==> flow/design.v <==
`timescale 1ns/1ps
module ram_single_port(
    input clk,
    input write_en,
    input reset,
    input [6:0] addr,
    input [7:0] data_in,
    output reg [7:0] data_out    
);
integer i;
reg [7:0] memory [63:0];
reg [7:0] temp;
reg [7:0] op_buff;
always@(posedge clk) 
begin
    if (reset == 1'b1)
    begin
        for (i=0;i<64;i=i+1) 
            memory[i] <= 8'h00;
        temp<=8'h00;
    end
    else
    begin
        if (write_en == 1)
        begin
            temp <= data_in;
            memory[addr[5:0]] <= data_in;
        end
        else
        begin
            temp <= memory[addr[5:0]];
            data_out <= memory[addr[5:0]];
        end
    end  
end
endmodule
==> Tool chain data of ram_single_port <==
The steps from the RTL of ram_single_port to its reports follow in flow order.
Lines are those of the file above, counted from 1.
Cell names lack the library's common part.
{ "setup": {"design": "ram_single_port", "clk_port": "clk", "library": "sky130hd", "lib_corner": "tt_025C_1v80"} }

==> Elaborated design <==
Counts by Yosys on the flattened word-level netlist (proc, flatten, opt, wreduce; memories kept). Register bits leave out memories and registers merged into their read ports (data or address); mux counts leave out enables and synchronous resets folded into registers. Print and check cells are left out. Cells with the same type and inputs are merged into one.
Memory sizes are those after Yosys's memory passes, which may raise the word count (mostly to a power of two), join words into wider ones and drop unused or constant bits.
{ "word_totals": {"inputBits": 18, "register_bits": 0, "mem_bits_rw": 512, "wordCells": 11, "memories": 1} }
{ "mem_list": {"columns": ["memory", "words", "width", "line_no", "source"], "rows": [
  ["memory", 64, 8, 11, "reg [7:0] memory [63:0];"]
]} }
{ "op_classes": {"reduce_logical": 1, "bitwise": 2, "muxes": 7} }
{ "ops": {"columns": ["op", "count"], "rows": [
  ["two-way mux 8 bit", 2],
  ["two-way mux 6 bit", 2],
  ["two-way mux 1 bit", 3],
  ["inverter 1 bit", 2],
  ["AND reduction 2 bit", 1]
]} }

==> Depth <==
Yosys ltp: most cells in a row. Word level: on the elaborated netlist, between registers, memories and ports. Mapped: between sequential cells and ports; inverters and the memories' decode and read muxes count.
{ "logic_depth": {"depth_word": 2, "ABC_AREA": 0, "depth_mapped": 9} }

==> After synthesis <==
Yosys stat after the flow's synthesis: flattened, memories mapped to cells. It holds for the ABC_AREA given above (unset counts as 0); a run with the other value may have another netlist.
Totals and module areas in this step are rounded.
{ "synth_totals": {"ffs": 520, "area_um2": 24000, "stdcells": 1831, "buf_cells": 153, "sequential_area_um2": 16000} }
{ "types": {"columns": ["type", "count", "area_total_um2"], "rows": [
  ["edfxtp_1", 520, 1.56E+04],
  ["and2_1", 516, 3.23E+03],
  ["a221oi_1", 55, 481.712],
  ["mux4_2", 21, 472.954],
  ["a22oi_1", 62, 465.446],
  ["mux2i_1", 44, 440.422],
  ["or2_2", 68, 425.408],
  ["clkbuf_1", 84, 315.302],
  ["mux2_2", 26, 292.781],
  ["nor2_1", 74, 277.766],
  ["buf_2", 47, 235.226],
  ["a221o_1", 16, 160.154],
  ["o221ai_1", 18, 157.651],
  ["a21oi_1", 25, 125.12],
  ["nand2_1", 28, 105.101],
  ["nand3b_1", 14, 105.101],
  ["a22o_1", 11, 96.342],
  ["o22ai_1", 15, 93.84]
]} }
Other cell types: 42; their cells: 187.

==> Timing after synthesis <==
OpenSTA on the mapped netlist: ideal clock, no wires. The path of least setup slack (recovery checks aside). Input and output delay are each 20% of the period. Register names are those of the netlist, which keeps one name where synthesis merged equal registers.
{ "synth_timing": {"kind": "input -> register", "start": "in addr[4]", "end": "mem memory[12][0]", "period_ns": 5.0, "path_delay_ns": 1.911, "path_stages": 7, "path_slack_ns": 2.089, "setup_ns": 0.309, "input_delay_ns": 1.000, "t_arrival_ns": 2.602, "n_path_buf": 4, "launch_ns": 1.000, "period_less_setup_slack_ns": 2.911} }
"path_delay_ns" = arrival - input delay + setup time.
"path_stages": output pins that drive a net of the path, with the launching flip-flop's if there is one; two outputs of one cell count as two.
"period_less_setup_slack_ns" = period - worst setup slack (recovery checks aside). The figure is calculated, with input and output delays left at 20% of the set period.
The rows between start and end are the longest chain of elaborated cells between them; the timing report does not say that the signal goes this way. Where chains are equally long, one stands for them.
A line is the first line of the expression or statement that the cell stems from. Yosys adds cells for indexed reads and writes and turns some case tables into memories.
{ "synth_via": {"path_cell_list": "clkbuf_1 -> or3b_2 -> clkbuf_1 -> buf_2 -> buf_1 -> nor2_1 -> or2_2", "elab_chain_len": 2, "cells_between": 2, "lines_between": 2} }
{ "synth_lines": {"columns": ["element", "line_no", "source"], "rows": [
  ["start, declared", 6, "input [6:0] addr,"],
  ["two-way mux 6 bit", 24, "if (write_en == 1)"],
  ["two-way mux 6 bit", 16, "if (reset == 1'b1)"],
  ["end, declared", 11, "reg [7:0] memory [63:0];"]
]} }

==> Path in the finished layout <==
From the final timing report of stored run 1: the path of least setup slack in the routed layout; clock arrival at registers is part of the times.
{ "layout_timing": {"kind": "input -> register", "start": "in addr[1]", "end": "reg data_out[2]", "launch_ns": 0.84, "setup_ns": 0.15, "path_stages": 9, "input_delay_ns": 0.84, "period_ns": 4.21, "path_slack_ns": -0.23, "t_arrival_ns": 4.86, "n_path_buf": 5} }
{ "layout_via": {"path_cell_list": "clkdlybuf4s50_1 -> buf_4 -> buf_2 -> buf_2 -> clkbuf_1 -> a221oi_1 -> o22ai_1 -> a22oi_1 -> nand4_1"} }
{ "layout_lines": {"columns": ["element", "line_no", "source"], "rows": [
  ["start, declared", 6, "input [6:0] addr,"],
  ["end, declared", 8, "output reg [7:0] data_out"]
]} }
Chain of elaborated cells between the ends: none given.

## Implementation results

Below are 6 stored runs of the flow (Yosys, OpenROAD; platform sky130hd) on ram_single_port, each with its settings and what was measured, unordered. Constraints: input delay and output delay 20% of the set period each, output load 0.01 pF.
By "achieved clock period" is meant the clock period of the run minus its worst setup slack. This is arithmetic on one report: input and output delays are still those of the set period (20% each).
"critical setup path time" = time allowed to the worst setup path (clock period - input delay - output delay, where it has them) - its slack; a late launch clock adds to it, a late capture clock takes from it.
"total power of the final layout" rests on the timing tool's default activity at the inputs, not on a simulated workload.
Values from the reports are rounded here.

==> stored run 1: settings <==
{ "ABC_AREA": 0, "CAP_MARGIN": 30, "CELL_PAD_IN_SITES_DETAIL_PLACEMENT": 1, "CELL_PAD_IN_SITES_GLOBAL_PLACEMENT": 2, "CORE_ASPECT_RATIO": 0.77, "CORE_MARGIN": 7, "CORE_UTILIZATION": 47, "CTS_CLUSTER_DIAMETER": 208, "CTS_CLUSTER_SIZE": 53, "GPL_ROUTABILITY_DRIVEN": 0, "GPL_TIMING_DRIVEN": 0, "HOLD_SLACK_MARGIN": 0.07, "MAX_ROUTING_LAYER": "met4", "PLACE_DENSITY_LB_ADDON": 0.01, "SETUP_SLACK_MARGIN": -0.03, "TNS_END_PERCENT": 85, "period_ns": 4.21, "SLEW_MARGIN": 20 }
==> stored run 1: results <==
synthesized cell area: 24,000 sq um
die area: 58,000 sq um
standard-cell area after layout: 26,000 sq um
post-layout utilization: 51 %
setup slack of the worst path: -0.23 ns
summed negative setup slack: -13 ns
post-route worst hold slack: 0.86 ns
total power of the final layout: 9,300 uW
achieved clock period: 4.437 ns
critical setup path time: 3.59 ns
worst setup path type: input -> register

==> stored run 2: settings <==
{ "CAP_MARGIN": 35, "CORE_ASPECT_RATIO": 0.53, "CORE_UTILIZATION": 43, "CTS_CLUSTER_DIAMETER": 120, "GPL_ROUTABILITY_DRIVEN": 1, "GPL_TIMING_DRIVEN": 0, "PLACE_DENSITY": 0.83, "SETUP_SLACK_MARGIN": 0.24, "period_ns": 2.09, "CORE_MARGIN": 2, "SLEW_MARGIN": 20 }
==> stored run 2: results <==
synthesized cell area: 24,000 sq um
die area: 59,000 sq um
standard-cell area after layout: 31,000 sq um
post-layout utilization: 56 %
setup slack of the worst path: -0.13 ns
summed negative setup slack: -0.19 ns
post-route worst hold slack: 0.45 ns
total power of the final layout: 24,000 uW
achieved clock period: 2.219 ns
critical setup path time: 2.22 ns
worst setup path type: register -> register

==> stored run 3: settings <==
{ "CORE_UTILIZATION": 56, "CTS_CLUSTER_SIZE": 47, "MAX_ROUTING_LAYER": "met4", "PLACE_DENSITY_LB_ADDON": 0.06, "period_ns": 4.47, "CAP_MARGIN": 20, "CORE_MARGIN": 2, "SLEW_MARGIN": 20 }
==> stored run 3: results <==
synthesized cell area: 24,000 sq um
die area: 45,000 sq um
standard-cell area after layout: 27,000 sq um
post-layout utilization: 63 %
setup slack of the worst path: 1.0 ns
summed negative setup slack: 0.000 ns
post-route worst hold slack: 0.81 ns
total power of the final layout: 11,000 uW
achieved clock period: 3.454 ns
critical setup path time: 2.56 ns
worst setup path type: input -> register

==> stored run 4: settings <==
{ "ABC_AREA": 0, "CAP_MARGIN": 25, "CELL_PAD_IN_SITES_DETAIL_PLACEMENT": 0, "CELL_PAD_IN_SITES_GLOBAL_PLACEMENT": 2, "CORE_ASPECT_RATIO": 1.66, "CORE_UTILIZATION": 41, "CTS_CLUSTER_DIAMETER": 39, "CTS_CLUSTER_SIZE": 34, "GPL_ROUTABILITY_DRIVEN": 1, "GPL_TIMING_DRIVEN": 0, "HOLD_SLACK_MARGIN": 0.29, "MAX_ROUTING_LAYER": "met5", "MIN_ROUTING_LAYER": "met1", "PLACE_DENSITY_LB_ADDON": 0.21, "SLEW_MARGIN": 10, "TNS_END_PERCENT": 55, "period_ns": 6.47, "CORE_MARGIN": 2 }
==> stored run 4: results <==
synthesized cell area: 24,000 sq um
die area: 61,000 sq um
standard-cell area after layout: 28,000 sq um
post-layout utilization: 47 %
setup slack of the worst path: 0.98 ns
summed negative setup slack: 0.000 ns
post-route worst hold slack: 0.83 ns
total power of the final layout: 8,100 uW
achieved clock period: 5.493 ns
critical setup path time: 4.20 ns
worst setup path type: input -> register

==> stored run 5: settings <==
{ "ABC_AREA": 0, "CAP_MARGIN": 15, "CELL_PAD_IN_SITES_GLOBAL_PLACEMENT": 2, "CORE_ASPECT_RATIO": 0.77, "CORE_UTILIZATION": 47, "CTS_CLUSTER_DIAMETER": 208, "CTS_CLUSTER_SIZE": 53, "GPL_ROUTABILITY_DRIVEN": 0, "GPL_TIMING_DRIVEN": 1, "MAX_ROUTING_LAYER": "met4", "TNS_END_PERCENT": 85, "period_ns": 5.0, "CORE_MARGIN": 2, "SLEW_MARGIN": 20 }
==> stored run 5: results <==
synthesized cell area: 24,000 sq um
die area: 54,000 sq um
standard-cell area after layout: 26,000 sq um
post-layout utilization: 50 %
setup slack of the worst path: 1.2 ns
summed negative setup slack: 0.000 ns
post-route worst hold slack: 0.89 ns
total power of the final layout: 7,600 uW
achieved clock period: 3.772 ns
critical setup path time: 2.77 ns
worst setup path type: input -> register

==> stored run 6: settings <==
{ "ABC_AREA": 0, "CELL_PAD_IN_SITES_DETAIL_PLACEMENT": 0, "CORE_UTILIZATION": 15, "MAX_ROUTING_LAYER": "met5", "MIN_ROUTING_LAYER": "met1", "PLACE_DENSITY": 0.46, "SLEW_MARGIN": 30, "TNS_END_PERCENT": 70, "period_ns": 3.44, "CAP_MARGIN": 20, "CORE_MARGIN": 2 }
==> stored run 6: results <==
synthesized cell area: 24,000 sq um
die area: 170,000 sq um
standard-cell area after layout: 30,000 sq um
post-layout utilization: 19 %
setup slack of the worst path: 0.54 ns
summed negative setup slack: 0.000 ns
post-route worst hold slack: 0.71 ns
total power of the final layout: 15,000 uW
achieved clock period: 2.902 ns
critical setup path time: 2.21 ns
worst setup path type: input -> register
